==> flow/design.v <==
`timescale 1ns / 1ps
module bpm_from_interval(
    input [31:0] counter, 			   
	 input wire [7:0] default_bpm,   
    output wire [7:0] counted_bpm   
    );
	assign counted_bpm = (counter < 32'd23529 ) ? 254 :  
								(counter < 32'd23622 ) ? 253 :  
								(counter < 32'd23715 ) ? 252 :  
								(counter < 32'd23809 ) ? 251 : 
								(counter < 32'd23904 ) ? 250 :
								(counter < 32'd24000 ) ? 249 :
								(counter < 32'd24096 ) ? 248 :
								(counter < 32'd24193 ) ? 247 :
								(counter < 32'd24291 ) ? 246 :
								(counter < 32'd24390 ) ? 245 :
								(counter < 32'd24489 ) ? 244 :
								(counter < 32'd24590 ) ? 243 :
								(counter < 32'd24691 ) ? 242 :
								(counter < 32'd24793 ) ? 241 :
								(counter < 32'd24896 ) ? 240 :
								(counter < 32'd25000 ) ? 239 :
								(counter < 32'd25104 ) ? 238 :
								(counter < 32'd25210 ) ? 237 :
								(counter < 32'd25316 ) ? 236 :
								(counter < 32'd25423 ) ? 235 :
								(counter < 32'd25531 ) ? 234 :
								(counter < 32'd25641 ) ? 233 :
								(counter < 32'd25751 ) ? 232 :
								(counter < 32'd25862 ) ? 231 :
								(counter < 32'd25974 ) ? 230 :
								(counter < 32'd26086 ) ? 229 :
								(counter < 32'd26200 ) ? 228 :
								(counter < 32'd26315 ) ? 227 :
								(counter < 32'd26431 ) ? 226 :
								(counter < 32'd26548 ) ? 225 :
								(counter < 32'd26666 ) ? 224 :
								(counter < 32'd26785 ) ? 223 :
								(counter < 32'd26905 ) ? 222 :
								(counter < 32'd27027 ) ? 221 :
								(counter < 32'd27149 ) ? 220 :
								(counter < 32'd27272 ) ? 219 :
								(counter < 32'd27397 ) ? 218 :
								(counter < 32'd27522 ) ? 217 :
								(counter < 32'd27649 ) ? 216 :
								(counter < 32'd27777 ) ? 215 :
								(counter < 32'd27906 ) ? 214 :
								(counter < 32'd28037 ) ? 213 :
								(counter < 32'd28169 ) ? 212 :
								(counter < 32'd28301 ) ? 211 :
								(counter < 32'd28436 ) ? 210 :
								(counter < 32'd28571 ) ? 209 :
								(counter < 32'd28708 ) ? 208 :
								(counter < 32'd28846 ) ? 207 :
								(counter < 32'd28985 ) ? 206 :
								(counter < 32'd29126 ) ? 205 :
								(counter < 32'd29268 ) ? 204 :
								(counter < 32'd29411 ) ? 203 :
								(counter < 32'd29556 ) ? 202 :
								(counter < 32'd29702 ) ? 201 :
								(counter < 32'd29850 ) ? 200 :
								(counter < 32'd30000 ) ? 199 :
								(counter < 32'd30150 ) ? 198 :
								(counter < 32'd30303 ) ? 197 :
								(counter < 32'd30456 ) ? 196 :
								(counter < 32'd30612 ) ? 195 :
								(counter < 32'd30769 ) ? 194 :
								(counter < 32'd30927 ) ? 193 :
								(counter < 32'd31088 ) ? 192 :
								(counter < 32'd31250 ) ? 191 :
								(counter < 32'd31413 ) ? 190 :
								(counter < 32'd31578 ) ? 189 :
								(counter < 32'd31746 ) ? 188 :
								(counter < 32'd31914 ) ? 187 :
								(counter < 32'd32085 ) ? 186 :
								(counter < 32'd32258 ) ? 185 :
								(counter < 32'd32432 ) ? 184 :
								(counter < 32'd32608 ) ? 183 :
								(counter < 32'd32786 ) ? 182 :
								(counter < 32'd32967 ) ? 181 :
								(counter < 32'd33149 ) ? 180 :
								(counter < 32'd33333 ) ? 179 :
								(counter < 32'd33519 ) ? 178 :
								(counter < 32'd33707 ) ? 177 :
								(counter < 32'd33898 ) ? 176 :
								(counter < 32'd34090 ) ? 175 :
								(counter < 32'd34285 ) ? 174 :
								(counter < 32'd34482 ) ? 173 :
								(counter < 32'd34682 ) ? 172 :
								(counter < 32'd34883 ) ? 171 :
								(counter < 32'd35087 ) ? 170 :
								(counter < 32'd35294 ) ? 169 :
								(counter < 32'd35502 ) ? 168 :
								(counter < 32'd35714 ) ? 167 :
								(counter < 32'd35928 ) ? 166 :
								(counter < 32'd36144 ) ? 165 :
								(counter < 32'd36363 ) ? 164 :
								(counter < 32'd36585 ) ? 163 :
								(counter < 32'd36809 ) ? 162 :
								(counter < 32'd37037 ) ? 161 :
								(counter < 32'd37267 ) ? 160 :
								(counter < 32'd37500 ) ? 159 :
								(counter < 32'd37735 ) ? 158 :
								(counter < 32'd37974 ) ? 157 :
								(counter < 32'd38216 ) ? 156 :
								(counter < 32'd38461 ) ? 155 :
								(counter < 32'd38709 ) ? 154 :
								(counter < 32'd38961 ) ? 153 :
								(counter < 32'd39215 ) ? 152 :
								(counter < 32'd39473 ) ? 151 :
								(counter < 32'd39735 ) ? 150 :
								(counter < 32'd40000 ) ? 149 :
								(counter < 32'd40268 ) ? 148 :
								(counter < 32'd40540 ) ? 147 :
								(counter < 32'd40816 ) ? 146 :
								(counter < 32'd41095 ) ? 145 :
								(counter < 32'd41379 ) ? 144 :
								(counter < 32'd41666 ) ? 143 :
								(counter < 32'd41958 ) ? 142 :
								(counter < 32'd42253 ) ? 141 :
								(counter < 32'd42553 ) ? 140 :
								(counter < 32'd42857 ) ? 139 :
								(counter < 32'd43165 ) ? 138 :
								(counter < 32'd43478 ) ? 137 :
								(counter < 32'd43795 ) ? 136 :
								(counter < 32'd44117 ) ? 135 :
								(counter < 32'd44444 ) ? 134 :
								(counter < 32'd44776 ) ? 133 :
								(counter < 32'd45112 ) ? 132 :
								(counter < 32'd45454 ) ? 131 :
								(counter < 32'd45801 ) ? 130 :
								(counter < 32'd46153 ) ? 129 :
								(counter < 32'd46511 ) ? 128 :
								(counter < 32'd46875 ) ? 127 :
								(counter < 32'd47244 ) ? 126 :
								(counter < 32'd47619 ) ? 125 :
								(counter < 32'd48000 ) ? 124 :
								(counter < 32'd48387 ) ? 123 :
								(counter < 32'd48780 ) ? 122 :
								(counter < 32'd49180 ) ? 121 :
								(counter < 32'd49586 ) ? 120 :
								(counter < 32'd50000 ) ? 119 :
								(counter < 32'd50420 ) ? 118 :
								(counter < 32'd50847 ) ? 117 :
								(counter < 32'd51282 ) ? 116 :
								(counter < 32'd51724 ) ? 115 :
								(counter < 32'd52173 ) ? 114 :
								(counter < 32'd52631 ) ? 113 :
								(counter < 32'd53097 ) ? 112 :
								(counter < 32'd53571 ) ? 111 :
								(counter < 32'd54054 ) ? 110 :
								(counter < 32'd54545 ) ? 109 :
								(counter < 32'd55045 ) ? 108 :
								(counter < 32'd55555 ) ? 107 :
								(counter < 32'd56074 ) ? 106 :
								(counter < 32'd56603 ) ? 105 :
								(counter < 32'd57142 ) ? 104 :
								(counter < 32'd57692 ) ? 103 :
								(counter < 32'd58252 ) ? 102 :
								(counter < 32'd58823 ) ? 101 :
								(counter < 32'd59405 ) ? 100 :
								(counter < 32'd60000 ) ? 99 :
								(counter < 32'd60606 ) ? 98 :
								(counter < 32'd61224 ) ? 97 :
								(counter < 32'd61855 ) ? 96 :
								(counter < 32'd62500 ) ? 95 :
								(counter < 32'd63157 ) ? 94 :
								(counter < 32'd63829 ) ? 93 :
								(counter < 32'd64516 ) ? 92 :
								(counter < 32'd65217 ) ? 91 :
								(counter < 32'd65934 ) ? 90 :
								(counter < 32'd66666 ) ? 89 :
								(counter < 32'd67415 ) ? 88 :
								(counter < 32'd68181 ) ? 87 :
								(counter < 32'd68965 ) ? 86 :
								(counter < 32'd69767 ) ? 85 :
								(counter < 32'd70588 ) ? 84 :
								(counter < 32'd71428 ) ? 83 :
								(counter < 32'd72289 ) ? 82 :
								(counter < 32'd73170 ) ? 81 :
								(counter < 32'd74074 ) ? 80 :
								(counter < 32'd75000 ) ? 79 :
								(counter < 32'd75949 ) ? 78 :
								(counter < 32'd76923 ) ? 77 :
								(counter < 32'd77922 ) ? 76 :
								(counter < 32'd78947 ) ? 75 :
								(counter < 32'd80000 ) ? 74 :
								(counter < 32'd81081 ) ? 73 :
								(counter < 32'd82191 ) ? 72 :
								(counter < 32'd83333 ) ? 71 :
								(counter < 32'd84507 ) ? 70 :
								(counter < 32'd85714 ) ? 69 :
								(counter < 32'd86956 ) ? 68 :
								(counter < 32'd88235 ) ? 67 :
								(counter < 32'd89552 ) ? 66 :
								(counter < 32'd90909 ) ? 65 :
								(counter < 32'd92307 ) ? 64 :
								(counter < 32'd93750 ) ? 63 :
								(counter < 32'd95238 ) ? 62 :
								(counter < 32'd96774 ) ? 61 :
								(counter < 32'd98360 ) ? 60 :
								(counter < 32'd100000 ) ? 59 :
								(counter < 32'd101694 ) ? 58 :
								(counter < 32'd103448 ) ? 57 :
								(counter < 32'd105263 ) ? 56 :
								(counter < 32'd107142 ) ? 55 :
								(counter < 32'd109090 ) ? 54 :
								(counter < 32'd111111 ) ? 53 :
								(counter < 32'd113207 ) ? 52 :
								(counter < 32'd115384 ) ? 51 :
								(counter < 32'd117647 ) ? 50 :
								(counter < 32'd120000 ) ? 49 :
								(counter < 32'd122448 ) ? 48 :
								(counter < 32'd125000 ) ? 47 :
								(counter < 32'd127659 ) ? 46 :
								(counter < 32'd130434 ) ? 45 :
								(counter < 32'd133333 ) ? 44 :
								(counter < 32'd136363 ) ? 43 :
								(counter < 32'd139534 ) ? 42 :
								(counter < 32'd142857 ) ? 41 :
								(counter < 32'd146341 ) ? 40 :
								(counter < 32'd150000 ) ? 39 :
								(counter < 32'd153846 ) ? 38 :
								(counter < 32'd157894 ) ? 37 :
								(counter < 32'd162162 ) ? 36 :
								(counter < 32'd166666 ) ? 35 :
								(counter < 32'd171428 ) ? 34 :
								(counter < 32'd176470 ) ? 33 :
								(counter < 32'd181818 ) ? 32 :
								(counter < 32'd187500 ) ? 31 :
								(counter < 32'd193548 ) ? 30 : default_bpm;
endmodule
`timescale 1ns / 1ps
module bpmcalculator(
	 input wire clk,  		 	 	  
	 input wire rst,  		 	 	  
	 input wire tick,  		 	 	  
    input wire beat, 				  
	 input wire [7:0] default_bpm,  
    output wire [7:0] bpm_out  	  
    );
	parameter SMALLEST_ALLOWABLE_INTERVAL = 32'd23529;
	parameter LONGEST_ALLOWABLE_INTERVAL = 32'd200000;
	parameter STARTING_BPM = 8'd80; 
	reg [31:0] counter; 
	wire [7:0] counted_bpm; 
	reg [7:0] buffer[0:3]; 
	reg [1:0] oldest_index; 
	reg [9:0] bpm_sum; 
	reg prev_beat; 
	assign bpm_out = bpm_sum[9:2]; 
	bpm_from_interval bfi (
    .counter(counter), 
    .default_bpm(default_bpm), 
    .counted_bpm(counted_bpm)
    );
	always @(posedge clk) begin 
		if (rst) begin 
		bpm_sum <= STARTING_BPM*4; 
		buffer[0] <= STARTING_BPM; 
		buffer[1] <= STARTING_BPM; 
		buffer[2] <= STARTING_BPM; 
		buffer[3] <= STARTING_BPM; 
		counter <= 0; 
		oldest_index <= 0; 
		prev_beat <= 0; 
		end else if (!tick) begin 
		end else if ((counter > LONGEST_ALLOWABLE_INTERVAL) ||    
			 (beat && ~prev_beat && (counter >= SMALLEST_ALLOWABLE_INTERVAL)))   
		begin 
			bpm_sum <= bpm_sum + ({2'b00, counted_bpm} - {2'b00, buffer[oldest_index]}); 
			buffer[oldest_index] <= counted_bpm; 
			oldest_index <= (oldest_index == 3) ? 2'd0 : oldest_index+2'd1; 
			prev_beat <= 1; 
			counter <= 0; 
		end else begin 
			counter <= counter + 1; 
			prev_beat <= beat; 
		end 
	end
endmodule
`timescale 1ns / 1ps
module beatmaker(
	 input clk,
	 input rst,
    input signed [15:0] accel,
    output reg beat
    );
	reg signed [15:0] prev_accel; 
	always @(posedge clk) begin 
		if (rst) begin
			beat <= 0; 
			prev_accel <= 0; 
		end else if ( (accel > 10000 && prev_accel < 10000) || (accel < 10000 && prev_accel > 10000) ) begin
			beat <= ~beat;
			prev_accel <= accel;
		end else begin
			prev_accel <= accel;
		end
	end
endmodule
module BPM_lut(lookup, scaler);
	input [7:0] lookup;
	output [19:0] scaler;
	assign scaler =(lookup == 8'd1)   ? 10000 :
						(lookup == 8'd2)   ? 5000  :
						(lookup == 8'd3)   ? 3333  :
						(lookup == 8'd4)   ? 2500  :
						(lookup == 8'd5)   ? 2000  :
						(lookup == 8'd6)   ? 1667  :
						(lookup == 8'd7)   ? 1429  :
						(lookup == 8'd8)   ? 1250  :
						(lookup == 8'd9)   ? 1111  :
						(lookup == 8'd10)  ? 1000  :
						(lookup == 8'd11)  ? 909   :
						(lookup == 8'd12)  ? 833   : 
						(lookup == 8'd13)  ? 769   :
						(lookup == 8'd14)  ? 714   : 
						(lookup == 8'd15)  ? 667   :
						(lookup == 8'd16)  ? 625   :
						(lookup == 8'd17)  ? 588 :
						(lookup == 8'd18)  ? 556 :
						(lookup == 8'd19)  ? 526 : 
						(lookup == 8'd20)  ? 500 :
						(lookup == 8'd21)  ? 476 : 
						(lookup == 8'd22)  ? 455 :
						(lookup == 8'd23)  ? 435 :
						(lookup == 8'd24)  ? 417 :
						(lookup == 8'd25)  ? 400 :
						(lookup == 8'd26)  ? 385 :
						(lookup == 8'd27)  ? 370 :
						(lookup == 8'd28)  ? 357 :
						(lookup == 8'd29)  ? 345 :
						(lookup == 8'd30)  ? 333 : 
						(lookup == 8'd31)  ? 323 : 
						(lookup == 8'd32)  ? 313 :
						(lookup == 8'd33)  ? 303 :
						(lookup == 8'd34)  ? 294 :
						(lookup == 8'd35)  ? 286 :
						(lookup == 8'd36)  ? 278 :
						(lookup == 8'd37)  ? 270 :
						(lookup == 8'd38)  ? 263 :
						(lookup == 8'd39)  ? 256 :
						(lookup == 8'd40)  ? 250 :
						(lookup == 8'd41)  ? 244 :
						(lookup == 8'd42)  ? 238 :
						(lookup == 8'd43)  ? 233 :
						(lookup == 8'd44)  ? 227 :
						(lookup == 8'd45)  ? 222 :
						(lookup == 8'd46)  ? 217 :
						(lookup == 8'd47)  ? 213 :
						(lookup == 8'd48)  ? 208 :
						(lookup == 8'd49)  ? 204 :
						(lookup == 8'd50)  ? 200 :
						(lookup == 8'd51)  ? 196 :
						(lookup == 8'd52)  ? 192 : 
						(lookup == 8'd53)  ? 189 :
						(lookup == 8'd54)  ? 185 : 
						(lookup == 8'd55)  ? 182 :
						(lookup == 8'd56)  ? 179 :
						(lookup == 8'd57)  ? 175 : 
						(lookup == 8'd58)  ? 172 :
						(lookup == 8'd59)  ? 169 :
						(lookup == 8'd60)  ? 167 :
						(lookup == 8'd61)  ? 164 :
						(lookup == 8'd62)  ? 161 :
						(lookup == 8'd63)  ? 159 :
						(lookup == 8'd64)  ? 156 :
						(lookup == 8'd65)  ? 154 :
						(lookup == 8'd66)  ? 152 :
						(lookup == 8'd67)  ? 149 :
						(lookup == 8'd68)  ? 147 :
						(lookup == 8'd69)  ? 145 :
						(lookup == 8'd70)  ? 143 :
						(lookup == 8'd71)  ? 141 :
						(lookup == 8'd72)  ? 139 :
						(lookup == 8'd73)  ? 137 :
						(lookup == 8'd74)  ? 135 :
						(lookup == 8'd75)  ? 133 :
						(lookup == 8'd76)  ? 132 :
						(lookup == 8'd77)  ? 130 :
						(lookup == 8'd78)  ? 128 :
						(lookup == 8'd79)  ? 127 :
						(lookup == 8'd80)  ? 125 :
						(lookup == 8'd81)  ? 123 :
						(lookup == 8'd82)  ? 122 :
						(lookup == 8'd83)  ? 120 :
						(lookup == 8'd84)  ? 119 :
						(lookup == 8'd85)  ? 118 :
						(lookup == 8'd86)  ? 116 :
						(lookup == 8'd87)  ? 115 :
						(lookup == 8'd88)  ? 114 :
						(lookup == 8'd89)  ? 112 :
						(lookup == 8'd90)  ? 111 :
						(lookup == 8'd91)  ? 110 :
						(lookup == 8'd92)  ? 109 :
						(lookup == 8'd93)  ? 108 :
						(lookup == 8'd94)  ? 106 :
						(lookup == 8'd95)  ? 105 :
						(lookup == 8'd96)  ? 104 : 
						(lookup == 8'd97)  ? 103 :
						(lookup == 8'd98)  ? 102 :
						(lookup == 8'd99)  ? 101 :
						(lookup == 8'd100) ? 100 :
						(lookup == 8'd101) ? 99 : 
						(lookup == 8'd102) ? 98 :
						(lookup == 8'd103) ? 97 :
						(lookup == 8'd104) ? 96 :
						(lookup == 8'd105) ? 95 :
						(lookup == 8'd106) ? 94 :
						(lookup == 8'd107) ? 93 :
						(lookup == 8'd108) ? 93 :
						(lookup == 8'd109) ? 92 :
						(lookup == 8'd110) ? 91 :
						(lookup == 8'd111) ? 90 :
						(lookup == 8'd112) ? 89 :
						(lookup == 8'd113) ? 89 :
						(lookup == 8'd114) ? 88 :
						(lookup == 8'd115) ? 87 :
						(lookup == 8'd116) ? 86 :
						(lookup == 8'd117) ? 85 :
						(lookup == 8'd118) ? 85 :
						(lookup == 8'd119) ? 84 :
						(lookup == 8'd120) ? 83 :
						(lookup == 8'd121) ? 83 :
						(lookup == 8'd122) ? 82 :
						(lookup == 8'd123) ? 81 :
						(lookup == 8'd124) ? 81 :
						(lookup == 8'd125) ? 80 :
						(lookup == 8'd126) ? 79 :
						(lookup == 8'd127) ? 79 :
						(lookup == 8'd128) ? 78 :
						(lookup == 8'd129) ? 78 :
						(lookup == 8'd130) ? 77 :
						(lookup == 8'd131) ? 76 :
						(lookup == 8'd132) ? 76 :
						(lookup == 8'd133) ? 75 :
						(lookup == 8'd134) ? 75 :
						(lookup == 8'd135) ? 74 :
						(lookup == 8'd136) ? 74 :
						(lookup == 8'd137) ? 73 :
						(lookup == 8'd138) ? 72 :
						(lookup == 8'd139) ? 72 : 
						(lookup == 8'd140) ? 71 :
						(lookup == 8'd141) ? 71 :
						(lookup == 8'd142) ? 70 :
						(lookup == 8'd143) ? 70 :
						(lookup == 8'd144) ? 69 :
						(lookup == 8'd145) ? 69 :
						(lookup == 8'd146) ? 68 :
						(lookup == 8'd147) ? 68 :
						(lookup == 8'd148) ? 68 :
						(lookup == 8'd149) ? 67 :
						(lookup == 8'd150) ? 67 :
						(lookup == 8'd151) ? 66 :
						(lookup == 8'd152) ? 66 :
						(lookup == 8'd153) ? 65 :
						(lookup == 8'd154) ? 65 :
						(lookup == 8'd155) ? 65 :
						(lookup == 8'd156) ? 64 :
						(lookup == 8'd157) ? 64 :
						(lookup == 8'd158) ? 63 :
						(lookup == 8'd159) ? 63 :
						(lookup == 8'd160) ? 63 :
						(lookup == 8'd161) ? 62 :
						(lookup == 8'd162) ? 62 :
						(lookup == 8'd163) ? 61 :
						(lookup == 8'd164) ? 61 :
						(lookup == 8'd165) ? 61 : 
						(lookup == 8'd166) ? 60 :
						(lookup == 8'd167) ? 60 :
						(lookup == 8'd168) ? 60 :
						(lookup == 8'd169) ? 59 :
						(lookup == 8'd170) ? 59 :
						(lookup == 8'd171) ? 58 :
						(lookup == 8'd172) ? 58 :
						(lookup == 8'd173) ? 58 :
						(lookup == 8'd174) ? 57 :
						(lookup == 8'd175) ? 57 :
						(lookup == 8'd176) ? 57 :
						(lookup == 8'd177) ? 57 :
						(lookup == 8'd178) ? 56 :
						(lookup == 8'd179) ? 56 :
						(lookup == 8'd180) ? 56 :
						(lookup == 8'd181) ? 55 :
						(lookup == 8'd182) ? 55 :
						(lookup == 8'd183) ? 55 :
						(lookup == 8'd184) ? 54 :
						(lookup == 8'd185) ? 54 :
						(lookup == 8'd186) ? 54 :
						(lookup == 8'd187) ? 53 :
						(lookup == 8'd188) ? 53 :
						(lookup == 8'd189) ? 53 :
						(lookup == 8'd190) ? 53 :
						(lookup == 8'd191) ? 52 :
						(lookup == 8'd192) ? 52 :
						(lookup == 8'd193) ? 52 :
						(lookup == 8'd194) ? 52 :
						(lookup == 8'd195) ? 51 : 
						(lookup == 8'd196) ? 51 :
						(lookup == 8'd197) ? 51 :
						(lookup == 8'd198) ? 51 :
						(lookup == 8'd199) ? 50 :
						(lookup == 8'd200) ? 50 :
						(lookup == 8'd201) ? 50 :
						(lookup == 8'd202) ? 50 :
						(lookup == 8'd203) ? 49 :
						(lookup == 8'd204) ? 49 :
						(lookup == 8'd205) ? 49 :
						(lookup == 8'd206) ? 49 :
						(lookup == 8'd207) ? 48 :
						(lookup == 8'd208) ? 48 :
						(lookup == 8'd209) ? 48 :
						(lookup == 8'd210) ? 48 :
						(lookup == 8'd211) ? 47 :
						(lookup == 8'd212) ? 47 :
						(lookup == 8'd213) ? 47 :
						(lookup == 8'd214) ? 47 :
						(lookup == 8'd215) ? 47 :
						(lookup == 8'd216) ? 46 :
						(lookup == 8'd217) ? 46 :
						(lookup == 8'd218) ? 46 :
						(lookup == 8'd219) ? 46 :
						(lookup == 8'd220) ? 45 :
						(lookup == 8'd221) ? 45 : 
						(lookup == 8'd222) ? 45 :
						(lookup == 8'd223) ? 45 :
						(lookup == 8'd224) ? 45 :
						(lookup == 8'd225) ? 44 :
						(lookup == 8'd226) ? 44 :
						(lookup == 8'd227) ? 44 :
						(lookup == 8'd228) ? 44 :
						(lookup == 8'd229) ? 44 :
						(lookup == 8'd230) ? 43 :
						(lookup == 8'd231) ? 43 :
						(lookup == 8'd232) ? 43 :
						(lookup == 8'd233) ? 43 :
						(lookup == 8'd234) ? 43 :
						(lookup == 8'd235) ? 43 :
						(lookup == 8'd236) ? 42 :
						(lookup == 8'd237) ? 42 :
						(lookup == 8'd238) ? 42 :
						(lookup == 8'd239) ? 42 :
						(lookup == 8'd240) ? 42 :
						(lookup == 8'd241) ? 41 :
						(lookup == 8'd242) ? 41 :
						(lookup == 8'd243) ? 41 :
						(lookup == 8'd244) ? 41 :
						(lookup == 8'd245) ? 41 :
						(lookup == 8'd246) ? 41 :
						(lookup == 8'd247) ? 40 :
						(lookup == 8'd248) ? 40 : 
						(lookup == 8'd249) ? 40 :
						(lookup == 8'd250) ? 40 :
						(lookup == 8'd251) ? 40 :
						(lookup == 8'd252) ? 40 :
						(lookup == 8'd253) ? 40 :
						(lookup == 8'd254) ? 39 :
						(lookup == 8'd255) ? 39 :
						  20'hFFFFF;
endmodule
module BPM_prescaler(CLK, RST, TICK, BPM, slowCLK, slowRise);
	input CLK;
	input RST;
	input TICK;	 
	output slowRise;	 
	input [7:0] BPM;
	output reg slowCLK;
	wire [19:0] scaler;
	BPM_lut U1 (BPM, scaler);
	reg [19:0] counter;  
	wire [19:0] counter_inc = counter + 20'd1;
	assign slowRise = !RST && TICK && !slowCLK && (counter_inc >= scaler/2);
	always @ (posedge CLK) begin
		if (RST) begin
			counter <= 0;
			slowCLK <= 0;
		end else if (TICK) begin
		counter <= counter_inc;
		if (counter_inc >= scaler/2) begin
			counter <= 0;
			slowCLK <= ~slowCLK;
		end
		end
	end
endmodule
module  duration_lut (input [3:0] lookup, output [15:0] duration);
	parameter
		BREVE     			= 16'd48000,		 
		SEMIBREVE			= 16'd24000,		 
		DOTTED_MINIM		= 16'd18000,		 
		MINIM					= 16'd12000,		 
		DOTTED_CROTCHET	= 16'd9000,			 
		CROTCHET 			= 16'd6000,			 
		DOTTED_QUAVER 		= 16'd4500,			 
		QUAVER  				= 16'd3000,			 
		TUPLET				= 16'd2000,			 
		SEMIQUAVER			= 16'd1500,			 
		UNDEF					= 16'd1000;			 
	assign duration = (lookup == 4'd1)  ? SEMIQUAVER 	   :
						   (lookup == 4'd2)  ? TUPLET			   :
							(lookup == 4'd3)  ? QUAVER			   :
							(lookup == 4'd4)  ? DOTTED_QUAVER   :
							(lookup == 4'd5)  ? CROTCHET		   :
							(lookup == 4'd6)  ? DOTTED_CROTCHET :
							(lookup == 4'd7)  ? MINIM			   :
							(lookup == 4'd8)  ? DOTTED_MINIM	   :
							(lookup == 4'd9)  ? SEMIBREVE		   :
							(lookup == 4'd10) ? BREVE			   :
							    UNDEF			   ;
endmodule
module timing_controller (CLK, RST, TICK, BPM, MODE, NOTE, START, EN, DONE);
	input 				 CLK; 	 
	input 				 RST; 	 
	input 				 TICK; 	 
	input [1:0]		   MODE;		 
	input [3:0]			NOTE;		 
	input 			  START;     
	input [7:0] 	 	 BPM;		 
	output reg 			  EN;		 
	wire [15:0]	  DURATION;		 
	output reg 			DONE;		 
	reg [15:0] counter;
	parameter
		NORMAL   = 2'b00,
		STACCATO = 2'b01,
		SLURRED  = 2'b10,
		BPM_COMM = 2'b11;
	duration_lut dur_lut_blk (NOTE[3:0],  DURATION);
	wire slowCLK, slowRise;
	BPM_prescaler bpm_pre_blk (CLK, RST, TICK, BPM, slowCLK, slowRise);
	always @ (posedge CLK) begin
		if (RST) begin
			EN 	  <= 1;
			counter <= 0;
			DONE 	  <= 0;
		end else if (slowRise && START) begin
			DONE <= 0;
			counter <= counter + 1;
			case (MODE) 
				NORMAL  : begin if (counter <= DURATION/128*125) EN <= 1; else EN <= 0; end
				STACCATO: begin if (counter <= DURATION/128*102) EN <= 1; else EN <= 0; end
				SLURRED : begin if (counter <= DURATION)         EN <= 1; end
			endcase
			if (counter == DURATION) begin
				counter <= 0;
				DONE <= 1;
			end
		end
	end
endmodule
module sin_lut (input [5:0] lookup, output [7:0] value);
	assign value = (lookup == 6'd0)  ? 128 :
						(lookup == 6'd1)  ? 140 :
						(lookup == 6'd2)  ? 152 :
						(lookup == 6'd3)  ? 165 :
						(lookup == 6'd4)  ? 176 :
						(lookup == 6'd5)  ? 188 :
						(lookup == 6'd6)  ? 198 :
						(lookup == 6'd7)  ? 208 :
						(lookup == 6'd8)  ? 218 :
						(lookup == 6'd9)  ? 226 :
						(lookup == 6'd10) ? 234 :
						(lookup == 6'd11) ? 240 :
						(lookup == 6'd12) ? 245 :
						(lookup == 6'd13) ? 250 :
						(lookup == 6'd14) ? 253 :
						(lookup == 6'd15) ? 254 :
						(lookup == 6'd16) ? 255 :
						(lookup == 6'd17) ? 254 :
						(lookup == 6'd18) ? 253 :
						(lookup == 6'd19) ? 250 :
						(lookup == 6'd20) ? 245 :
						(lookup == 6'd21) ? 240 :
						(lookup == 6'd22) ? 234 :
						(lookup == 6'd23) ? 226 :
						(lookup == 6'd24) ? 218 :
						(lookup == 6'd25) ? 208 :
						(lookup == 6'd26) ? 198 :
						(lookup == 6'd27) ? 188 :
						(lookup == 6'd28) ? 176 : 
						(lookup == 6'd29) ? 165 : 
						(lookup == 6'd30) ? 152 :
						(lookup == 6'd31) ? 140 :
						(lookup == 6'd32) ? 128 :
						(lookup == 6'd33) ? 115 :
						(lookup == 6'd34) ? 103 :
						(lookup == 6'd35) ? 90  :
						(lookup == 6'd36) ? 79  :
						(lookup == 6'd37) ? 67  :
						(lookup == 6'd38) ? 57  : 
						(lookup == 6'd39) ? 47  :
						(lookup == 6'd40) ? 37  :
						(lookup == 6'd41) ? 29  :
						(lookup == 6'd42) ? 21  :
						(lookup == 6'd43) ? 15  :
						(lookup == 6'd44) ? 10  :
						(lookup == 6'd45) ? 5   :
						(lookup == 6'd46) ? 2   :
						(lookup == 6'd47) ? 1   :
						(lookup == 6'd48) ? 0   :
						(lookup == 6'd49) ? 1   :
						(lookup == 6'd50) ? 2   : 
						(lookup == 6'd51) ? 5   :
						(lookup == 6'd52) ? 10  :
						(lookup == 6'd53) ? 15  :
						(lookup == 6'd54) ? 21  :
						(lookup == 6'd55) ? 29  :
						(lookup == 6'd56) ? 37  :
						(lookup == 6'd57) ? 47  :
						(lookup == 6'd58) ? 57  :
						(lookup == 6'd59) ? 67  :
						(lookup == 6'd60) ? 79  : 
						(lookup == 6'd61) ? 90  : 
						(lookup == 6'd62) ? 103 :
						(lookup == 6'd63) ? 115 :
						  0  ;
endmodule
module tone_lut64 (input [5:0] tone, output [13:0] sixty_fourth_period);
	parameter
				REST= 14'd1000,	 
				C3  = 14'd11945,
				C3S = 14'd11275,
				D3  = 14'd10642,
				D3S = 14'd10045,
				E3  = 14'd9481,
				F3  = 14'd8949,
				F3S = 14'd8446,
				G3  = 14'd7972,
				G3S = 14'd7525,
				A3  = 14'd7103,
				A3S = 14'd6704,
				B3  = 14'd6328,
				C4  = 14'd5973,
				C4S = 14'd5638,
				D4  = 14'd5321,
				D4S = 14'd5022,
				E4  = 14'd4741,
				F4  = 14'd4475,
				F4S = 14'd4223,
				G4  = 14'd3986,
				G4S = 14'd3763,
				A4  = 14'd3552,
				A4S = 14'd3352,
				B4  = 14'd3164,
				C5  = 14'd2987,
				C5S = 14'd2819,
				D5  = 14'd2661,
				D5S = 14'd2511,
				E5  = 14'd2370,
				F5  = 14'd2237,
				F5S = 14'd2112,
				G5  = 14'd1993,
				G5S = 14'd1882,
				A5  = 14'd1776,
				A5S = 14'd1676,
				B5  = 14'd1582,
				C6  = 14'd1493,
				C6S = 14'd1410,
				D6  = 14'd1331,
				D6S = 14'd1256,
				E6  = 14'd1185,
				F6  = 14'd1119,
				F6S = 14'd1056,
				G6  = 14'd997,
				G6S = 14'd941,
				A6  = 14'd888,
				A6S = 14'd838,
				B6  = 14'd791;
	assign sixty_fourth_period =
										(tone == 6'd0)  ? REST:
									   (tone == 6'd1)  ? C3  :
									   (tone == 6'd2)  ? C3S :
									   (tone == 6'd3)  ? D3  :
										(tone == 6'd4)  ? D3S :
										(tone == 6'd5)  ? E3  :
										(tone == 6'd6)  ? F3  :
										(tone == 6'd7)  ? F3S :
										(tone == 6'd8)  ? G3  :
										(tone == 6'd9)  ? G3S :
										(tone == 6'd10)  ? A3  :
										(tone == 6'd11) ? A3S :
										(tone == 6'd12) ? B3  :
										(tone == 6'd13) ? C4  :
										(tone == 6'd14) ? C4S :
										(tone == 6'd15) ? D4  :
										(tone == 6'd16) ? D4S :
										(tone == 6'd17) ? E4  :
										(tone == 6'd18) ? F4  :
										(tone == 6'd19) ? F4S :
										(tone == 6'd20) ? G4  :
										(tone == 6'd21) ? G4S :
										(tone == 6'd22) ? A4  :
										(tone == 6'd23) ? A4S :
										(tone == 6'd24) ? B4  :
										(tone == 6'd25) ? C5  :
										(tone == 6'd26) ? C5S :
										(tone == 6'd27) ? D5  :
										(tone == 6'd28) ? D5S :
										(tone == 6'd29) ? E5  :
										(tone == 6'd30) ? F5  :
										(tone == 6'd31) ? F5S :
										(tone == 6'd32) ? G5  :
										(tone == 6'd33) ? G5S :
										(tone == 6'd34) ? A5  :
										(tone == 6'd35) ? A5S :
										(tone == 6'd36) ? B5  :
										(tone == 6'd37) ? C6  :
										(tone == 6'd38) ? C6S :
										(tone == 6'd39) ? D6  :
										(tone == 6'd40) ? D6S :
										(tone == 6'd41) ? E6  :
										(tone == 6'd42) ? F6  :
										(tone == 6'd43) ? F6S :
										(tone == 6'd44) ? G6  :
										(tone == 6'd45) ? G6S :
										(tone == 6'd46) ? A6  :
										(tone == 6'd47) ? A6S :
										(tone == 6'd48) ? B6  :
										   0 ;
endmodule
module pwm (input CLK, input RST, input [7:0] duty, input [3:0] VOL, output P);
	reg [11:0] counter;
	reg [11:0] latched_comp;
	assign P = (counter[11:0] < latched_comp) ? 1 : 0;
	always @ (posedge CLK) begin
		if (RST) begin
		counter <= 0;
		latched_comp <= 0;
		end else begin
		counter <= counter + 1;
		if (counter == 12'hFFF) begin
			latched_comp <= VOL*duty;
		end
		end
	end	
endmodule
module tone(CLK, RST, TONE, EN, VOL, P);
	input 				 CLK;		 
	input 				 RST;		 
	input 		[5:0] TONE; 	 
	input					  EN;		 
	input			[3:0]  VOL;		 
	output 					P;		 
	reg [5:0] lookup_value;		 
	wire [13:0] 	 period;			 
	wire [7:0] 	  duty_cmp;
	reg [13:0] 		counter;			 
	parameter TONE_MAX = 6'd48;
	pwm pwm_block (CLK, RST, duty_cmp, VOL, P);
	tone_lut64 tone_lut_block (TONE, period);
	sin_lut sin_lut_block (lookup_value, duty_cmp);
	parameter counter_max = 14'd11945;
	always @(posedge CLK) begin
		if (RST) begin
			counter <= 0;
			lookup_value <= 0;
		end else if (EN && (VOL != 4'h0) && (TONE != 6'd0 && TONE <= TONE_MAX)) begin
			counter <= counter + 1;
			if (counter > counter_max) counter <= 0;
			if (counter >= period) begin
				counter <= 14'd0;
				lookup_value <= lookup_value + 1;
			end	
		end
	end
endmodule
module byte_to_BCD(input [7:0] bin, output reg [11:0] BCD);
   reg [19:0] shift;
   integer i;
   always @(*)
   begin
      shift[19:8] = 0;
      shift[7:0] = bin;
      for (i=0; i<8; i=i+1) begin
         if (shift[11:8] >= 5)
            shift[11:8] = shift[11:8] + 3;
         if (shift[15:12] >= 5)
            shift[15:12] = shift[15:12] + 3;
         if (shift[19:16] >= 5)
            shift[19:16] = shift[19:16] + 3;
         shift = shift << 1;
      end
		BCD[11:0] = shift[19:8];
   end
endmodule
module bcdtoseg(nLT, nRBI, A3, A2, A1, A0, nBI,
				nRBO, nA, nB, nC, nD, nE, nF, nG);
	input  nLT, nRBI, A3, A2, A1, A0, nBI;
	output nRBO, nA, nB, nC, nD, nE, nF, nG;
	wire  [3:0] SEGIN;
	reg   [6:0] nSEGOUT;
	assign   SEGIN[3] = A3;
	assign   SEGIN[2] = A2;
	assign   SEGIN[1] = A1;
	assign   SEGIN[0] = A0;
	assign   nA = nSEGOUT[6];
	assign   nB = nSEGOUT[5];
	assign   nC = nSEGOUT[4];
	assign   nD = nSEGOUT[3];
	assign   nE = nSEGOUT[2];
	assign   nF = nSEGOUT[1];
	assign   nG = nSEGOUT[0];
	assign nRBO = ~(~nBI || (~nRBI && (SEGIN == 4'd0) && nLT));
	always @ (nRBO or nLT or SEGIN) begin
		if (~nRBO) begin
			nSEGOUT = ~7'b0000000; 
		end else if (~nLT) begin
			nSEGOUT = ~7'b1111111; 
		end else begin 
			case (SEGIN)
				4'd0:     nSEGOUT = ~7'b1111110; 
				4'd1:     nSEGOUT = ~7'b0110000;
				4'd2:     nSEGOUT = ~7'b1101101;
				4'd3:     nSEGOUT = ~7'b1111001;
				4'd4:     nSEGOUT = ~7'b0110011;
				4'd5:     nSEGOUT = ~7'b1011011;
				4'd6:     nSEGOUT = ~7'b1011111;
				4'd7:     nSEGOUT = ~7'b1110000;
				4'd8:     nSEGOUT = ~7'b1111111;
				4'd9:     nSEGOUT = ~7'b1111011;
				4'hF:		 nSEGOUT = ~7'b1100111;	 
				default:  nSEGOUT = ~7'b0000000;
			endcase
		end
	end
endmodule
module display(CLK, RST, BPM, PLAY, SEGA, SEGD);
	input 			CLK;		 
	input 			RST;		 
	input [7:0]		BPM;		 
	input 		  PLAY;		 
	output reg [3:0] 	SEGA; 		 
	output [7:0] 	SEGD; 		    
	wire [11:0] BCD;
	reg [3:0]			CURRENT_DIG; 
	byte_to_BCD btb_blk (BPM, BCD);
	bcdtoseg seg_disp_blk (1'b1, 1'b1, CURRENT_DIG[3], CURRENT_DIG[2], CURRENT_DIG[1], CURRENT_DIG[0], 1'b1,  
				, SEGD[7], SEGD[6], SEGD[5], SEGD[4], SEGD[3], SEGD[2], SEGD[1]);
	assign SEGD[0] = 1;
	reg [16:0] waveCount;
	wire [16:0] waveNext = waveCount + 17'd1;
	parameter
		KHZ_WAVE = 17'd100000,  
		DISP_D0  = ~4'b0001,
		DISP_D1  = ~4'b0010,
		DISP_D2  = ~4'b0100,
		DISP_D3  = ~4'b1000,
		DISP_OFF = ~4'b0000;
	always @(posedge CLK) begin
		if (RST) begin
		waveCount <= 0;
		SEGA <= ~4'h0;
		CURRENT_DIG[3:0] <= 4'h0;
		end else begin
		waveCount <= waveNext;
	if (waveNext < KHZ_WAVE/4) begin
			if (~PLAY)  begin
				SEGA <= DISP_D0;
				CURRENT_DIG <= 4'hF;
			end else begin
				SEGA <= DISP_OFF;
				CURRENT_DIG <= 4'd0;
			end
		end else if (waveNext < KHZ_WAVE/2) begin
			SEGA <= DISP_D1;
			CURRENT_DIG <= BCD[11:8];
		end else if (waveNext < KHZ_WAVE*3/4) begin
			SEGA <= DISP_D2;
			CURRENT_DIG <= BCD[7:4];
		end else if (waveNext < KHZ_WAVE)begin
			SEGA <= DISP_D3;
			CURRENT_DIG <= BCD[3:0];		
		end else 
			waveCount <= 0;
		end
	end
endmodule
`timescale 1ns / 1ps
module double_thermometer(
    input signed [15:0] accel,
    output wire [7:0] out
    );
	 assign out = 	(accel == 16'd0)     ? 8'b00011000 :
						(accel < -16'd24576) ? 8'b10000000 : 
						(accel < -16'd16384) ? 8'b01000000 : 
						(accel < -16'd8192 ) ? 8'b00100000 : 
						(accel <  16'd0    ) ? 8'b00010000 : 
						(accel <  16'd8192 ) ? 8'b00001000 : 
						(accel <  16'd16384) ? 8'b00000100 : 
						(accel <  16'd24576) ? 8'b00000010 : 8'b00000001;
endmodule
`timescale 1ns / 1ps
module audio_core(
	input clk,          
	input rst,          
	input tick,         
	input tick_1m,      
	input [15:0] accel_z,     
	input accel_valid,        
	output wire beat,   
	output [7:0] LED,   
	input PB_PLY, 	     
	input [3:0]  VOL,	  
	output P,		     
	output [3:0] SEGA,  
	output [7:0] SEGD,  
	output [7:0] BPM,   
	input [15:0] DATA,	  
	output note_req,      
	output song_end       
	);
	parameter
		NORMAL   = 2'b00,
		STACCATO = 2'b01,
		SLURRED  = 2'b10,
		BPM_COMM = 2'b11;
	reg [15:0] accel_out;        
	wire  [1:0] MODE;    
	wire  [3:0] NOTE;	   
	wire  [5:0] TONE;	   
	wire        DONE;   
	wire 	  END_SONG;
	wire 			  EN;
	reg PLAY;
	wire [7:0] DEFAULT_BPM = 8'd80;  
	reg LATCH_PB_PLY;      
	always @(posedge clk) begin
		if (rst) begin
			PLAY <= 0;
			LATCH_PB_PLY <= 0;
		end else begin
			if (PB_PLY && ~LATCH_PB_PLY)
				PLAY <= ~PLAY;
			LATCH_PB_PLY <= PB_PLY;
		end
	end
	always @ (posedge clk) begin
		if (rst)
			accel_out <= 0;
		else if (accel_valid)
			accel_out <= accel_z; 
	end
	assign MODE 	 = (DATA[15:14] == BPM_COMM) ? NORMAL :  DATA[15:14];
	assign NOTE 	 = (DATA[15:14] == BPM_COMM) ? 4'b0	 :  DATA[3:0];
	assign TONE 	 = DATA[13:8];
	assign END_SONG = PLAY && (DATA[15:14] == BPM_COMM) && (DATA[7:0] == 0);
	assign song_end = END_SONG;
	assign note_req = DONE & PLAY;
	double_thermometer LED_display (
		.accel(accel_out), 
		.out(LED)
		);
	beatmaker bm (
		 .clk(clk), 
		 .rst(rst),
		 .accel(accel_out), 
		 .beat(beat)
		 );
	bpmcalculator bpmcalc (
		.clk(clk), 
		.rst(rst),
		.tick(tick),
		.beat(beat), 
		.default_bpm(DEFAULT_BPM),
		.bpm_out(BPM)
	);
	timing_controller timing_ctrl_blk (clk, rst, tick_1m, BPM, MODE, NOTE, PLAY, EN, DONE);
	display  disp_blk (clk, rst, BPM, PLAY, SEGA, SEGD);
	tone     tone_blk (clk, rst, TONE, EN & PLAY ,VOL, P);
endmodule
; ---- Reports on audio_core
; Module audio_core before and after one edit of its RTL, step after step.
; "before" refers to lines of the RTL above, "after" to lines of the edited file.
; "change" is "after" less "before", of the values as shown; "rel_change_pct" is that difference over "before", in percent.
; Operators: Yosys type, input widths -> output width; for muxes data width and select width s.
; The mark - stands for no value.
[inputs]
top_module = audio_core
clk_port = clk
lib = sky130hd
pvt_corner = tt_025C_1v80

; ---- Edit of the RTL
; The edit as a unified diff against the file above.
; A script made this edit. It changes what the design does and was not meant as an optimisation.
; begin of diff
@@ -1006,9 +1006,13 @@
 	output [3:0] SEGA,  
 	output [7:0] SEGD,  
-	output [7:0] BPM,   
+	output [7:0] BPM_ext,   
 	input [15:0] DATA,	  
 	output note_req,      
 	output song_end       
 	);
+	wire [7:0] BPM;
+	reg [7:0] BPM_s1;
+	always @(posedge clk) BPM_s1 <= BPM;
+	assign BPM_ext = BPM_s1;
 	parameter
 		NORMAL   = 2'b00,
; end of diff

; ---- Word-level counts
; Source: Yosys, flattened and elaborated, memories not mapped. Widths are those after wreduce. Print and check cells do not count. Equal cells are merged and count once.
; Memory sizes are those after Yosys's memory passes, which may raise the word count (mostly to a power of two), join words into wider ones and drop unused or constant bits.
[bits]
columns = item, before, after, change, rel_change_pct
row1 = reg_bits, 188, 196, 8, 4.26
row2 = ramBits, 32, 32, 0, 0.00
row3 = romBits, 112, 112, 0, 0.00
row4 = mem_count, 2, 2, 0, 0.00
row5 = inputBits, 42, 42, 0, 0.00
row6 = output_inout_bits, 32, 32, 0, 0.00
[op_classes]
columns = item, before, after, change, rel_change_pct
row1 = addsub, 28, 28, 0, 0.00
row2 = n_mul, 3, 3, 0, 0.00
row3 = compare, 268, 268, 0, 0.00
row4 = equal, 383, 383, 0, 0.00
row5 = n_mux, 675, 675, 0, 0.00
row6 = n_logic, 7, 7, 0, 0.00
row7 = n_reduce_logical, 32, 32, 0, 0.00
; Unchanged operator kinds not shown: 92.

; ---- Longest topological paths
; Longest topological path by Yosys (ltp), each cell counted once; first at word level (registers and memories cut), then after technology mapping (sequential cells cut; the memories' decode and read muxes count).
[depth]
columns = item, before, after, change, rel_change_pct
row1 = ltp_word, 260, 260, 0, 0.00
row2 = abc_area, 0, 0, -, -
row3 = mapped_depth, 33, 36, 3, 9.09

; ---- Netlist
; Source: synth_stat.txt of the flow (Yosys; design flattened, memories mapped). It holds for the ABC_AREA given above (unset counts as 0); a run with the other value may have another netlist.
[by_type]
columns = cell_type, before, after, change, rel_change_pct
row1 = sky130_fd_sc_hd__nand3_1, 114, 141, 27, 23.68
row2 = sky130_fd_sc_hd__nor3_1, 93, 118, 25, 26.88
row3 = sky130_fd_sc_hd__a22o_1, 23, 5, -18, -78.26
row4 = sky130_fd_sc_hd__o211ai_1, 40, 57, 17, 42.50
row5 = sky130_fd_sc_hd__o22ai_1, 28, 44, 16, 57.14
row6 = sky130_fd_sc_hd__and3_1, 35, 49, 14, 40.00
row7 = sky130_fd_sc_hd__o31ai_1, 37, 24, -13, -35.14
row8 = sky130_fd_sc_hd__xnor2_1, 79, 90, 11, 13.92
row9 = sky130_fd_sc_hd__or3_1, 45, 34, -11, -24.44
row10 = sky130_fd_sc_hd__mux2i_1, 40, 51, 11, 27.50
row11 = sky130_fd_sc_hd__nand2_1, 334, 324, -10, -2.99
row12 = sky130_fd_sc_hd__buf_2, 24, 34, 10, 41.67
row13 = sky130_fd_sc_hd__o21ai_0, 340, 349, 9, 2.65
row14 = sky130_fd_sc_hd__nand2b_1, 73, 64, -9, -12.33
row15 = sky130_fd_sc_hd__o311ai_0, 15, 6, -9, -60.00
row16 = sky130_fd_sc_hd__dfxtp_1, 197, 205, 8, 4.06
row17 = sky130_fd_sc_hd__inv_1, 183, 191, 8, 4.37
row18 = sky130_fd_sc_hd__o31a_1, 13, 5, -8, -61.54
; Unchanged cell types not shown: 19.
; The list need not be complete.
[mapped]
columns = item, before, after, change, rel_change_pct
row1 = cells, 3930, 3984, 54, 1.37
row2 = synth_area_um2, 28109.5, 28483.6, 374.1, 1.33
row3 = seqArea_um2, 4904.7, 5064.9, 160.2, 3.27
row4 = ff_cells, 229, 237, 8, 3.49
row5 = buf_cells, 296, 292, -4, -1.35
; By module: a second synthesis without flattening, with its own total; a netlist apart from the flattened one above.
[hier_totals]
columns = item, before, after, change, rel_change_pct
row1 = hier_cells, 4109, 4117, 8, 0.19
row2 = area_unflattened_um2, 30050.1, 30210.2, 160.1, 0.53
; Each row is one instance without its submodules.
[modules_before]
columns = module, instances, n_cells, area_um2, mod_seq_area_um2
row1 = bpm_from_interval, 1, 1107, 6185.9, 0.0
row2 = bpmcalculator, 1, 446, 4357.9, 1901.8
row3 = timing_controller, 1, 491, 4267.8, 360.3
row4 = BPM_lut, 1, 522, 3054.2, 0.0
row5 = pwm, 1, 252, 2104.5, 480.5
row6 = BPM_prescaler, 1, 233, 1785.5, 420.4
row7 = display, 1, 205, 1781.7, 500.5
row8 = tone, 1, 168, 1378.8, 400.4
row9 = tone_lut64, 1, 168, 1151.1, 0.0
row10 = byte_to_BCD, 1, 151, 1076.0, 0.0
row11 = sin_lut, 1, 126, 823.3, 0.0
row12 = audio_core, 1, 72, 714.4, 360.3
row13 = beatmaker, 1, 61, 679.4, 340.3
row14 = bcdtoseg, 1, 41, 296.5, 0.0
; before: Modules not listed: 2.
[modules_after]
columns = module, instances, n_cells, area_um2, mod_seq_area_um2
row1 = bpm_from_interval, 1, 1107, 6185.9, 0.0
row2 = bpmcalculator, 1, 446, 4357.9, 1901.8
row3 = timing_controller, 1, 491, 4267.8, 360.3
row4 = BPM_lut, 1, 522, 3054.2, 0.0
row5 = pwm, 1, 252, 2104.5, 480.5
row6 = BPM_prescaler, 1, 233, 1785.5, 420.4
row7 = display, 1, 205, 1781.7, 500.5
row8 = tone, 1, 168, 1378.8, 400.4
row9 = tone_lut64, 1, 168, 1151.1, 0.0
row10 = byte_to_BCD, 1, 151, 1076.0, 0.0
row11 = audio_core, 1, 80, 874.6, 520.5
row12 = sin_lut, 1, 126, 823.3, 0.0
row13 = beatmaker, 1, 61, 679.4, 340.3
row14 = bcdtoseg, 1, 41, 296.5, 0.0
; after: Modules not listed: 2.

; ---- Worst setup path after synthesis
; Path of least setup slack by OpenSTA after synthesis, without wires, with an ideal clock, recovery checks aside; 20% of the period is set as input and as output delay. Where synthesis merged equal registers, the netlist keeps one of their names.
[synth_timing]
columns = item, before, after, change, rel_change_pct
row1 = path_type, in2reg, in2reg, -, -
row2 = start, input DATA[0], input DATA[0], -, -
row3 = end, register timing_ctrl_blk.EN, register timing_ctrl_blk.EN, -, -
row4 = clock_period_ns, 10.0, 10.0, 0.0, 0.00
row5 = input_delay_ns, 2.000, 2.000, 0.000, 0.00
row6 = setup_ns, 0.122, 0.083, -0.039, -
row7 = t_first_pin_ns, 2.000, 2.000, 0.000, 0.00
row8 = arrival_time_ns, 7.723, 7.818, 0.095, 1.23
row9 = required_time_ns, 9.878, 9.917, 0.039, 0.39
row10 = slack_ns, 2.154, 2.100, -0.054, -
row11 = delay_ns, 5.845, 5.901, 0.056, 0.96
row12 = stages, 27, 27, 0, 0.00
row13 = n_path_buf, 1, 1, 0, 0.00
row14 = synth_period_reached_ns, 7.846, 7.9, 0.054, 0.69
; "delay_ns" is the arrival time less input delay plus setup time.
; "stages": output pins that drive a net of the path, with the launching flip-flop's if there is one; two outputs of one cell count as two.
; "synth_period_reached_ns" is the clock period less the worst setup slack; recovery checks do not enter. This is arithmetic on one report: input and output delays are still those of the set period (20% each).
; The rows between start and end are the longest chain of elaborated cells between them; the timing report does not say that the signal goes this way. Where chains are equally long, one stands for them.
; A line is the first line of the expression or statement that the cell stems from. Yosys adds cells for indexed reads and writes and turns some case tables into memories.
; At most two assigning lines are given for a register; there are more.
[synth_between_before]
path_cell_list = sky130_fd_sc_hd__clkbuf_1 sky130_fd_sc_hd__nor2_1 sky130_fd_sc_hd__nand2_1 sky130_fd_sc_hd__a211oi_1 sky130_fd_sc_hd__inv_1 sky130_fd_sc_hd__fa_1 sky130_fd_sc_hd__fa_1 sky130_fd_sc_hd__inv_1 sky130_fd_sc_hd__fa_1 sky130_fd_sc_hd__inv_1 sky130_fd_sc_hd__fa_1 sky130_fd_sc_hd__ha_1 sky130_fd_sc_hd__o21ai_0 sky130_fd_sc_hd__a21oi_1 sky130_fd_sc_hd__o21ai_0 sky130_fd_sc_hd__a21oi_1 sky130_fd_sc_hd__o21ai_0 sky130_fd_sc_hd__a21oi_1 sky130_fd_sc_hd__o21a_1 sky130_fd_sc_hd__nor2_1 sky130_fd_sc_hd__o21ai_0 sky130_fd_sc_hd__xnor2_1 sky130_fd_sc_hd__ha_1 sky130_fd_sc_hd__nand4_1 sky130_fd_sc_hd__or3_1 sky130_fd_sc_hd__a21oi_1 sky130_fd_sc_hd__o31ai_1
elab_chain_len = 16
cone_cells = 32
cone_lines = 15
classes_between = 2 x mul; 3 x compare; 11 x eq/ne; 15 x mux; 1 x reduce/logical
[synth_lines_before]
columns = item, line
row1 = start: declaration, 1009  ; input [15:0] DATA,
row2 = $mux 4, 1045  ; assign NOTE = (DATA[15:14] == BPM_COMM) ? 4'b0 : DATA[3:0];
row3 = $eq 4x4->1, 609  ; (lookup == 4'd10) ? BREVE :
row4 = $mux 16, 609
row5 = $mux 16, 608  ; (lookup == 4'd9) ? SEMIBREVE :
row6 = $mux 16, 607  ; (lookup == 4'd8) ? DOTTED_MINIM :
row7 = $mux 16, 606  ; (lookup == 4'd7) ? MINIM :
row8 = $mux 16, 605  ; (lookup == 4'd6) ? DOTTED_CROTCHET :
row9 = [... 2 more ...], -
row10 = $mux 16, 602  ; (lookup == 4'd3) ? QUAVER :
row11 = $mux 16, 601  ; (lookup == 4'd2) ? TUPLET :
row12 = $mux 16, 600  ; assign duration = (lookup == 4'd1) ? SEMIQUAVER :
row13 = $mul 9x6->15, 642  ; STACCATO: begin if (counter <= DURATION/128*102) EN <= 1; else EN <= 0; end
row14 = $le 16x32->1, 642
row15 = $mux 1, 642
row16 = $pmux 1 s3, 640  ; case (MODE)
row17 = end: assignment, 641  ; NORMAL : begin if (counter <= DURATION/128*125) EN <= 1; else EN <= 0; end
row18 = end: assignment, 642
row19 = end: declaration, 620  ; output reg EN;
[synth_between_after]
path_cell_list = sky130_fd_sc_hd__clkbuf_1 sky130_fd_sc_hd__nor2_1 sky130_fd_sc_hd__nand2_1 sky130_fd_sc_hd__a211oi_1 sky130_fd_sc_hd__inv_1 sky130_fd_sc_hd__fa_1 sky130_fd_sc_hd__fa_1 sky130_fd_sc_hd__inv_1 sky130_fd_sc_hd__fa_1 sky130_fd_sc_hd__inv_1 sky130_fd_sc_hd__fa_1 sky130_fd_sc_hd__ha_1 sky130_fd_sc_hd__o21ai_0 sky130_fd_sc_hd__a21oi_1 sky130_fd_sc_hd__o21ai_0 sky130_fd_sc_hd__a21oi_1 sky130_fd_sc_hd__o21ai_0 sky130_fd_sc_hd__a21oi_1 sky130_fd_sc_hd__o21a_1 sky130_fd_sc_hd__nor2_1 sky130_fd_sc_hd__xor2_1 sky130_fd_sc_hd__ha_1 sky130_fd_sc_hd__a21o_1 sky130_fd_sc_hd__a21o_1 sky130_fd_sc_hd__a2111oi_0 sky130_fd_sc_hd__o21ai_0 sky130_fd_sc_hd__o221ai_1
elab_chain_len = 16
cone_cells = 32
cone_lines = 15
classes_between = 2 x mul; 3 x compare; 11 x eq/ne; 15 x mux; 1 x reduce/logical
[synth_lines_after]
columns = item, line
row1 = start: declaration, 1009  ; input [15:0] DATA,
row2 = $mux 4, 1049  ; assign NOTE = (DATA[15:14] == BPM_COMM) ? 4'b0 : DATA[3:0];
row3 = $eq 4x4->1, 609  ; (lookup == 4'd10) ? BREVE :
row4 = $mux 16, 609
row5 = $mux 16, 608  ; (lookup == 4'd9) ? SEMIBREVE :
row6 = $mux 16, 607  ; (lookup == 4'd8) ? DOTTED_MINIM :
row7 = $mux 16, 606  ; (lookup == 4'd7) ? MINIM :
row8 = $mux 16, 605  ; (lookup == 4'd6) ? DOTTED_CROTCHET :
row9 = [... 2 more ...], -
row10 = $mux 16, 602  ; (lookup == 4'd3) ? QUAVER :
row11 = $mux 16, 601  ; (lookup == 4'd2) ? TUPLET :
row12 = $mux 16, 600  ; assign duration = (lookup == 4'd1) ? SEMIQUAVER :
row13 = $mul 9x6->15, 642  ; STACCATO: begin if (counter <= DURATION/128*102) EN <= 1; else EN <= 0; end
row14 = $le 16x32->1, 642
row15 = $mux 1, 642
row16 = $pmux 1 s3, 640  ; case (MODE)
row17 = end: assignment, 641  ; NORMAL : begin if (counter <= DURATION/128*125) EN <= 1; else EN <= 0; end
row18 = end: assignment, 642
row19 = end: declaration, 620  ; output reg EN;

; ---- Path in the finished layout
; From the final timing report of each run of set A: the path of least setup slack in the routed layout; clock arrival at registers is part of the times.
[layout_timing]
columns = item, before, after, change, rel_change_pct
row1 = path_type, in2reg, in2reg, -, -
row2 = start, input DATA[0], input DATA[15], -, -
row3 = end, register timing_ctrl_blk.EN, register timing_ctrl_blk.EN, -, -
row4 = clock_period_ns, 10.0, 10.0, 0.0, 0.00
row5 = input_delay_ns, 2.00, 2.00, 0.00, 0.00
row6 = setup_ns, 0.08, 0.08, 0.00, -
row7 = t_first_pin_ns, 2.00, 2.00, 0.00, 0.00
row8 = arrival_time_ns, 8.98, 9.18, 0.20, 2.23
row9 = required_time_ns, 10.50, 10.56, 0.06, 0.57
row10 = slack_ns, 1.52, 1.38, -0.14, -
row11 = stages, 27, 26, -1, -3.70
row12 = n_path_buf, 1, 1, 0, 0.00
; The rows between start and end are the longest chain of elaborated cells between them; the timing report does not say that the signal goes this way. Where chains are equally long, one stands for them.
; At most two assigning lines are given for a register; there are more.
[layout_between_before]
path_cell_list = sky130_fd_sc_hd__clkdlybuf4s50_1 sky130_fd_sc_hd__nor2_1 sky130_fd_sc_hd__nand2_1 sky130_fd_sc_hd__a211oi_1 sky130_fd_sc_hd__inv_1 sky130_fd_sc_hd__fa_1 sky130_fd_sc_hd__fa_1 sky130_fd_sc_hd__inv_1 sky130_fd_sc_hd__fa_1 sky130_fd_sc_hd__inv_1 sky130_fd_sc_hd__fa_1 sky130_fd_sc_hd__ha_1 sky130_fd_sc_hd__o21ai_0 sky130_fd_sc_hd__a21oi_1 sky130_fd_sc_hd__o21ai_0 sky130_fd_sc_hd__a21oi_1 sky130_fd_sc_hd__o21ai_0 sky130_fd_sc_hd__a21oi_1 sky130_fd_sc_hd__o21a_1 sky130_fd_sc_hd__nor2_1 sky130_fd_sc_hd__o21ai_0 sky130_fd_sc_hd__xnor2_1 sky130_fd_sc_hd__ha_1 sky130_fd_sc_hd__nand4_1 sky130_fd_sc_hd__o41ai_1 sky130_fd_sc_hd__a21oi_1 sky130_fd_sc_hd__o31ai_1
elab_chain_len = 16
cone_cells = 32
cone_lines = 15
classes_between = 2 x mul; 3 x compare; 11 x eq/ne; 15 x mux; 1 x reduce/logical
[layout_lines_before]
columns = item, line
row1 = start: declaration, 1009  ; input [15:0] DATA,
row2 = $mux 4, 1045  ; assign NOTE = (DATA[15:14] == BPM_COMM) ? 4'b0 : DATA[3:0];
row3 = $eq 4x4->1, 609  ; (lookup == 4'd10) ? BREVE :
row4 = $mux 16, 609
row5 = $mux 16, 608  ; (lookup == 4'd9) ? SEMIBREVE :
row6 = $mux 16, 607  ; (lookup == 4'd8) ? DOTTED_MINIM :
row7 = $mux 16, 606  ; (lookup == 4'd7) ? MINIM :
row8 = $mux 16, 605  ; (lookup == 4'd6) ? DOTTED_CROTCHET :
row9 = [... 2 more ...], -
row10 = $mux 16, 602  ; (lookup == 4'd3) ? QUAVER :
row11 = $mux 16, 601  ; (lookup == 4'd2) ? TUPLET :
row12 = $mux 16, 600  ; assign duration = (lookup == 4'd1) ? SEMIQUAVER :
row13 = $mul 9x6->15, 642  ; STACCATO: begin if (counter <= DURATION/128*102) EN <= 1; else EN <= 0; end
row14 = $le 16x32->1, 642
row15 = $mux 1, 642
row16 = $pmux 1 s3, 640  ; case (MODE)
row17 = end: assignment, 641  ; NORMAL : begin if (counter <= DURATION/128*125) EN <= 1; else EN <= 0; end
row18 = end: assignment, 642
row19 = end: declaration, 620  ; output reg EN;
[layout_between_after]
path_cell_list = sky130_fd_sc_hd__clkdlybuf4s50_1 sky130_fd_sc_hd__ha_1 sky130_fd_sc_hd__a211oi_1 sky130_fd_sc_hd__inv_1 sky130_fd_sc_hd__fa_1 sky130_fd_sc_hd__fa_1 sky130_fd_sc_hd__inv_1 sky130_fd_sc_hd__fa_1 sky130_fd_sc_hd__inv_1 sky130_fd_sc_hd__fa_1 sky130_fd_sc_hd__ha_1 sky130_fd_sc_hd__o21ai_0 sky130_fd_sc_hd__a21oi_1 sky130_fd_sc_hd__o21ai_0 sky130_fd_sc_hd__a21oi_1 sky130_fd_sc_hd__o21ai_0 sky130_fd_sc_hd__a21oi_1 sky130_fd_sc_hd__o21a_1 sky130_fd_sc_hd__nor2_1 sky130_fd_sc_hd__xor2_1 sky130_fd_sc_hd__ha_1 sky130_fd_sc_hd__a21o_1 sky130_fd_sc_hd__a21o_1 sky130_fd_sc_hd__a2111oi_0 sky130_fd_sc_hd__o21ai_0 sky130_fd_sc_hd__o221ai_1
elab_chain_len = 17
cone_cells = 38
classes_between = 2 x mul; 3 x compare; 14 x eq/ne; 16 x mux; 3 x reduce/logical
[layout_lines_after]
columns = item, line
row1 = start: declaration, 1009  ; input [15:0] DATA,
row2 = $eq 2x2->1, 1049  ; assign NOTE = (DATA[15:14] == BPM_COMM) ? 4'b0 : DATA[3:0];
row3 = $mux 4, 1049
row4 = $eq 4x4->1, 609  ; (lookup == 4'd10) ? BREVE :
row5 = $mux 16, 609
row6 = $mux 16, 608  ; (lookup == 4'd9) ? SEMIBREVE :
row7 = $mux 16, 607  ; (lookup == 4'd8) ? DOTTED_MINIM :
row8 = $mux 16, 606  ; (lookup == 4'd7) ? MINIM :
row9 = [... 3 more ...], -
row10 = $mux 16, 602  ; (lookup == 4'd3) ? QUAVER :
row11 = $mux 16, 601  ; (lookup == 4'd2) ? TUPLET :
row12 = $mux 16, 600  ; assign duration = (lookup == 4'd1) ? SEMIQUAVER :
row13 = $mul 9x6->15, 642  ; STACCATO: begin if (counter <= DURATION/128*102) EN <= 1; else EN <= 0; end
row14 = $le 16x32->1, 642
row15 = $mux 1, 642
row16 = $pmux 1 s3, 640  ; case (MODE)
row17 = end: assignment, 641  ; NORMAL : begin if (counter <= DURATION/128*125) EN <= 1; else EN <= 0; end
row18 = end: assignment, 642
row19 = end: declaration, 620  ; output reg EN;

; ---- Measured runs
; Runs of the flow (Yosys, OpenROAD) on both versions; the two runs of a pair have the same settings. The constraints put input and output delay at 20% of the set period each and load the outputs with 0.01 pF.
[flow_settings_set_A]
CORE_UTILIZATION = 35
PLACE_DENSITY = 0.55
period_ns = 10.0
CAP_MARGIN = 20
CORE_MARGIN = 2
SLEW_MARGIN = 20
[results_set_A]
columns = item, before, after, change, rel_change_pct
row1 = synthesis_area_um2, 28109.5, 28483.6, 374.1, 1.33
row2 = die_area_um2, 82595.9, 83680.0, 1084.1, 1.31
row3 = finalCellArea_um2, 30895.9, 31288.8, 392.9, 1.27
row4 = ws_setup_ns, 1.522, 1.375, -0.147, -
row5 = setupTns_ns, 0.000, 0.000, 0.000, -
row6 = worst_hold_slack_ns, 0.472, 0.470, -0.002, -
row7 = clock_period_reached_ns, 8.478, 8.625, 0.147, 1.73
[flow_settings_set_B]
CAP_MARGIN = 30
CELL_PAD_IN_SITES_GLOBAL_PLACEMENT = 3
CORE_UTILIZATION = 16
CTS_CLUSTER_DIAMETER = 143
CTS_CLUSTER_SIZE = 33
MAX_ROUTING_LAYER = met5
MIN_ROUTING_LAYER = met2
PLACE_DENSITY_LB_ADDON = 0.09
SETUP_SLACK_MARGIN = 0.47
period_ns = 8.77
CORE_MARGIN = 2
SLEW_MARGIN = 20
[results_set_B]
columns = item, before, after, change, rel_change_pct
row1 = synthesis_area_um2, 28109.5, 28483.6, 374.1, 1.33
row2 = die_area_um2, 179052.0, 181412.0, 2360.0, 1.32
row3 = finalCellArea_um2, 33095.5, 33955.1, 859.6, 2.60
row4 = ws_setup_ns, 0.812, 0.501, -0.311, -
row5 = setupTns_ns, 0.000, 0.000, 0.000, -
row6 = worst_hold_slack_ns, 0.484, 0.457, -0.027, -
row7 = clock_period_reached_ns, 7.958, 8.269, 0.311, 3.91
; By "clock_period_reached_ns" is meant the clock period of the run minus its worst setup slack. This is arithmetic on one report: input and output delays are still those of the set period (20% each).
